==> flow/design.v <==
		`timescale 1ns / 1ps
module lab4_2( 
              input wire      mode,
              input wire[2:0] opCode,
              input wire[3:0] value,
              input clk,
              input reset,
              output reg[9:0] result,
              output reg cacheFull,
              output reg invalidOp,
              output reg overflow);
	reg [2:0] opcode_array[0:31];
	reg [3:0] value_array[0:31];
	integer i;
	reg [10:0] counter;
	reg [10:0] counter2;
	reg [20:0] p0;
	reg [20:0] p1;
	reg [10:0] temp_for_p0_p1_change;	
	reg temp_for_bit_change;
	reg [6:0] PC;
	reg [6:0] begin_PC;
	reg flag;
    always @(posedge clk or posedge reset) begin 
		if(reset) begin
			for(i=0;i<32;i=i+1)begin
				opcode_array[i] = 0;
				value_array[i] = 0;
			end
		   invalidOp = 0;  
			cacheFull = 0;
			overflow = 0;
		   counter = 0;	  
		   counter2= 0;	  
		   p0 = 0;	  
		   p1 = 0;  
		   PC = 0;
		   flag = 0;
		   begin_PC = 0;
		   result = 0;
		end else begin
			if(mode == 1) begin 
				temp_for_p0_p1_change = p0;
			   if(opcode_array[PC] == 0) begin		  
					p0 = p0 + value_array[PC]; 			  
			   end
			   if(opcode_array[PC] == 1) begin
					p0 = p0 + p1 + value_array[PC];				  
			   end
			   if(opcode_array[PC] == 2) begin
					p0 = p0 * p1 + value_array[PC];					
			   end
			   if(opcode_array[PC] == 4) begin 
					counter2 = 0;
					for(i=0;i<10;i=i+1) begin			
						if(p0[i] == 1) counter2 = counter2 + 1; 						
					end			
					p0 = counter2;	  
			   end
			   if(opcode_array[PC] == 5) begin
					for(i=0;i<5;i=i+1) begin
						temp_for_bit_change = p0[i];			
						p0[i] = p0[9-i];			
						p0[9-i] = temp_for_bit_change;
					end
			   end
			   if(opcode_array[PC] == 6) begin					
					begin_PC = value_array[PC];
			   end
			   flag = 0;
			   for(i=10;i<21;i=i+1)begin				  
					if (p0[i] == 1) flag = 1;
					p0[i] = 0;
			   end
				if(flag == 0) begin		
					overflow = 0;	
				end	
				else begin	
					overflow = 1;	
				end
				PC = PC + 1;
				if(PC >= counter) begin  
					PC = begin_PC;			  
				end
				p1 = temp_for_p0_p1_change; 
				result = p0;
			end else begin 
				if(opCode == 3 || opCode == 7)begin	
					invalidOp = 1;	
				end else begin			
					invalidOp = 0;	
					if(counter > 31) begin		
						cacheFull = 1;		
					end else begin	
						opcode_array[counter] = opCode;	
						value_array[counter] = value;	
						counter = counter + 1;
					end
				end
			end
		end 		
    end
endmodule
Reports on lab4_2

Tool output for the design above, in the order of the flow.
Line numbers count from 1 in the design file above.
Operators carry their Yosys type and port widths (W data, S select, Z words).
Library cell names are shortened.
A cell with -- has no value.

Top module: lab4_2
Clock port: clk
Cell library: sky130hd
Timing corner: tt_025C_1v80

After elaboration

Source: Yosys, flattened and elaborated. Widths are those after wreduce. Registers that Yosys merges into a memory's read port (data or address) are not register bits. Print and check cells do not count. Equal cells are merged and count once.

Bits in registers: 272
Output and inout port bits: 13
Bits of input ports: 10
Elaborated cells: 399

Multiply operators: 1
Add/sub/neg operators: 15
$lt $le $gt $ge: 2
Bitwise logic cells: 35
Muxes and demuxes: 135
Reductions and logical operators: 70
Equality and inequality tests: 69

Operators with widths:

| kind                    | count |
| $reduce_or A31 Y1       | 32 |
| $mux W11                | 28 |
| $mul A21 B10 Y21        | 1 |
| $eq A5 B5 Y1 const B    | 32 |
| $mux W4                 | 38 |
| $mux W21                | 7 |
| $reduce_and A4 Y1       | 32 |
| $pmux W4 S32            | 1 |
| $add A11 B1 Y11 const B | 10 |
| $mux W3                 | 33 |
| $pmux W3 S32            | 1 |
| $eq A5 B4 Y1 const B    | 16 |
| $add A21 B4 Y21         | 2 |
| $eq A5 B3 Y1 const B    | 8 |
| $not A1 Y1              | 35 |
| $mux W1                 | 25 |
| $add A21 B10 Y21        | 1 |
| $eq A5 B2 Y1 const B    | 4 |
| $mux W7                 | 2 |
| $eq A3 B3 Y1 const B    | 4 |
| $add A10 B4 Y11         | 1 |
| $gt A11 B5 Y1 const B   | 1 |
| $ge A7 B11 Y1           | 1 |
| $eq A5 B1 Y1 const B    | 2 |
| $logic_not A5 Y1        | 2 |
| $add A7 B1 Y7 const B   | 1 |
| $eq A3 B2 Y1 const B    | 2 |
| $reduce_and A3 Y1       | 2 |

Other operator kinds: 3; their cells: 3.

Depth

Yosys ltp: most cells in a row. Word level: on the elaborated netlist, between registers, memories and ports. Mapped: between sequential cells and ports; inverters and the memories' decode and read muxes count.

Word-level depth: 69
ABC_AREA: 0
Gate-level depth with buffers: 63

Mapped cells and area

Yosys stat after the flow's synthesis: flattened, memories mapped to cells. It holds for the ABC_AREA given above (unset counts as 0); a run with the other value may have another netlist.

Cell count: 1,902
Buffer cells: 111
Mapped flip-flops: 272
Mapped area: 19,686.4 um^2

Cells by type:

| cell type | count |
| dfrtp_1   | 272 |
| mux2_2    | 242 |
| fa_1      | 87 |
| ha_1      | 113 |
| nand2_1   | 172 |
| inv_1     | 146 |
| a21oi_1   | 83 |
| and2_1    | 59 |
| xnor2_1   | 42 |
| clkbuf_1  | 82 |
| mux2i_1   | 29 |
| nor2_1    | 73 |
| a22oi_1   | 32 |
| o21ai_0   | 48 |
| nand3_1   | 37 |
| a21o_1    | 18 |
| o21bai_1  | 18 |
| a22o_1    | 14 |

Other cell types: 86; their cells: 335.

Path before layout

OpenSTA on the mapped netlist: ideal clock, no wires. The path of least setup slack (recovery checks aside). Input and output delay are each 20% of the period. Register names are those of the netlist, which keeps one name where synthesis merged equal registers.

Kind: reg2reg
Start: register PC[2]
End: register p0[4]
Period: 12,500 ps
Time at the first pin: 0 ps
Driving pins on the path: 59
Delay of the path: 13,020 ps
Required time: 12,380 ps
Arrival: 12,900 ps
Path slack: -519 ps
Library setup time: 120 ps
Period reached after synthesis: 13,019 ps

"delay of the path" is the arrival time less input delay plus setup time.
"driving pins on the path" counts driving pins, that of a launching flip-flop among them; a cell with two outputs on the path counts twice.
"period reached after synthesis" is the clock period less the worst setup slack; recovery checks do not enter. This is arithmetic on one report: input and output delays are still those of the set period (20% each).
Between the ends stands the longest chain of elaborated cells between them, by number of cells; it is not shown to be the way that was timed. Of several equally long chains one is given.
A line is the first line of the expression or statement that the cell stems from. Yosys adds cells for indexed reads and writes and turns some case tables into memories.
At most two assigning lines are given for a register; there are more.

Path through: dfrtp_1 > buf_4 > buf_2 > buf_1 > clkbuf_1 > buf_1 > and3_1 > ha_1 > buf_1 > nor3_1 > o211a_1 > nand3_1 > clkbuf_1 > nor2_1 > a31oi_1 > ha_1 > fa_1 > mux2i_1 > (+23 left out) > inv_1 > o311ai_0 > a21boi_0 > ha_1 > mux2i_1 > a21o_1 > inv_1 > ha_1 > nand2_1 > o21ai_0 > ha_1 > nand2_1 > xnor3_1 > or3_1 > or4_4 > a211oi_2 > and3b_1 > a31o_1
Cells in the longest elaborated chain: 57

Ends and longest elaborated chain, after synthesis:

| element          | RTL line | RTL |
| start, declared  | 21       | `reg [6:0] PC;` |
| start, assigned  | 81       | `PC = PC + 1;` |
| start, assigned  | 83       | `PC = begin_PC;` |
| $eq A5 B5 Y1     | 44       | `if(opcode_array[PC] == 0) begin` |
| $pmux W3 S32     | 44       |  |
| $mux W3          | 42       | `if(mode == 1) begin` |
| $logic_not A3 Y1 | 44       |  |
| $mux W4          | 44       |  |
| $mux W4          | 42       |  |
| $add A10 B4 Y11  | 45       | `p0 = p0 + value_array[PC];` |
| (+43 left out)   | --       |  |
| $mux W11         | 53       | `if(opcode_array[PC] == 4) begin` |
| $mux W11         | 42       |  |
| $add A11 B1 Y11  | 56       | `if(p0[i] == 1) counter2 = counter2 + 1;` |
| $mux W11         | 56       |  |
| $mux W21         | 53       |  |
| $mux W21         | 42       |  |
| $mux W1          | 60       | `if(opcode_array[PC] == 5) begin` |
| end, assigned    | 58       | `p0 = counter2;` |
| end, assigned    | 63       | `p0[i] = p0[9-i];` |
| end, declared    | 17       | `reg [20:0] p0;` |

Timing after layout

From the final timing report of flow run A: the path of least setup slack in the routed layout; clock arrival at registers is part of the times.
The path's times are printed in steps of 10 ps; the period is the one set.

Kind: reg2reg
Start: register PC[0]
End: register p0[4]
Library setup time: 110 ps
Path slack: 580 ps
Required time: 13,860 ps
Time at the first pin: 570 ps
Driving pins on the path: 53
Arrival: 13,280 ps
Period: 13,400 ps

Between the ends stands the longest chain of elaborated cells between them, by number of cells; it is not shown to be the way that was timed. Of several equally long chains one is given.
At most two assigning lines are given for a register; there are more.

Path through: dfrtp_1 > ha_1 > and3_1 > ha_1 > a22oi_1 > o21ai_0 > a21oi_1 > nand3_1 > a221oi_1 > a41oi_2 > fa_1 > xor2_1 > nand2_1 > o21ai_0 > fa_1 > fa_1 > a21boi_1 > nor4_2 > (+17 left out) > inv_1 > o311ai_0 > a21boi_0 > ha_1 > mux2i_1 > a21o_2 > inv_1 > ha_1 > nand2_1 > o21ai_0 > ha_1 > nand2_1 > xnor3_1 > or3_1 > or4_4 > a211oi_2 > and3b_1 > a31o_1
Cells in the longest elaborated chain: 57

Ends and longest elaborated chain, after layout:

| element          | RTL line | RTL |
| start, declared  | 21       | `reg [6:0] PC;` |
| start, assigned  | 81       | `PC = PC + 1;` |
| start, assigned  | 83       | `PC = begin_PC;` |
| $eq A5 B5 Y1     | 44       | `if(opcode_array[PC] == 0) begin` |
| $pmux W3 S32     | 44       |  |
| $mux W3          | 42       | `if(mode == 1) begin` |
| $logic_not A3 Y1 | 44       |  |
| $mux W4          | 44       |  |
| $mux W4          | 42       |  |
| $add A10 B4 Y11  | 45       | `p0 = p0 + value_array[PC];` |
| (+43 left out)   | --       |  |
| $mux W11         | 53       | `if(opcode_array[PC] == 4) begin` |
| $mux W11         | 42       |  |
| $add A11 B1 Y11  | 56       | `if(p0[i] == 1) counter2 = counter2 + 1;` |
| $mux W11         | 56       |  |
| $mux W21         | 53       |  |
| $mux W21         | 42       |  |
| $mux W1          | 60       | `if(opcode_array[PC] == 5) begin` |
| end, assigned    | 58       | `p0 = counter2;` |
| end, assigned    | 63       | `p0[i] = p0[9-i];` |
| end, declared    | 17       | `reg [20:0] p0;` |

Subject: flow runs of lab4_2

Hi,

Below are 4 stored runs of the flow (Yosys, OpenROAD; platform sky130hd) on lab4_2, each with its settings and what was measured, unordered. Constraints: input delay and output delay 20% of the set period each, output load 0.01 pF.
By "period achieved" is meant the clock period of the run minus its worst setup slack. This is arithmetic on one report: input and output delays are still those of the set period (20% each).
"time used up by the worst setup path" is the time allowed to the run's worst setup path (the clock period less input and output delay, where it has them) less its slack. Clock arrival times count: a late capture clock shortens it, a late launch clock lengthens it.
"time used up by the worst setup path" is known to 10 ps.
Among the settings, . means not set for that run.
Results: . = not shown.

| setting or result                         | flow run A | flow run B | flow run C | flow run D |
| CORE_MARGIN                               | 10         | 2          | 2          | 10         |
| CORE_UTILIZATION                          | 54         | 25         | 40         | 70         |
| MIN_ROUTING_LAYER                         | met1       | met2       | .          | met2       |
| PLACE_DENSITY_LB_ADDON                    | 0.24       | 0.06       | .          | .          |
| SLEW_MARGIN                               | 30         | 20         | 20         | 5          |
| period_ns                                 | 13.4       | 16.7       | 12.5       | 13.4       |
| CAP_MARGIN                                | 20         | 20         | 20         | 20         |
| CELL_PAD_IN_SITES_DETAIL_PLACEMENT        | .          | 1          | .          | .          |
| CORE_ASPECT_RATIO                         | .          | 0.56       | .          | .          |
| CTS_CLUSTER_DIAMETER                      | .          | 373        | .          | 207        |
| GPL_TIMING_DRIVEN                         | .          | 1          | .          | 0          |
| HOLD_SLACK_MARGIN                         | .          | 0.14       | .          | 0.14       |
| MAX_ROUTING_LAYER                         | .          | met5       | .          | met5       |
| TNS_END_PERCENT                           | .          | 70         | .          | .          |
| ABC_AREA                                  | .          | .          | .          | 1          |
| CELL_PAD_IN_SITES_GLOBAL_PLACEMENT        | .          | .          | .          | 1          |
| CTS_CLUSTER_SIZE                          | .          | .          | .          | 17         |
| GPL_ROUTABILITY_DRIVEN                    | .          | .          | .          | 0          |
| PLACE_DENSITY                             | .          | .          | .          | 0.54       |
| SETUP_SLACK_MARGIN                        | .          | .          | .          | 3.74       |
| final design utilization                  | 0.603      | 0.289      | 0.456      | .          |
| time used up by the worst setup path (ps) | 12,820     | 15,610     | 12,050     | .          |
| worst path kind                           | reg2reg    | reg2reg    | reg2reg    | .          |
| sum of negative setup slack (ps)          | 0          | 0          | 0          | .          |
| period achieved (ps)                      | 12,817     | 15,606     | 12,051     | .          |
| chip area in the Yosys report (um^2)      | 19,686.4   | 19,686.4   | 19,686.4   | .          |
| worst hold slack in the final report (ps) | 377        | 386        | 376        | .          |
| lowest setup slack (ps)                   | 583        | 1,093      | 449        | .          |
| die size (um^2)                           | 44,493.6   | 81,102.0   | 51,006.0   | .          |
| standard-cell area after routing (um^2)   | 21,558.2   | 22,345.2   | 22,245.1   | .          |

Flow run D: not finished: placement ended with error GPL-0301

Regards
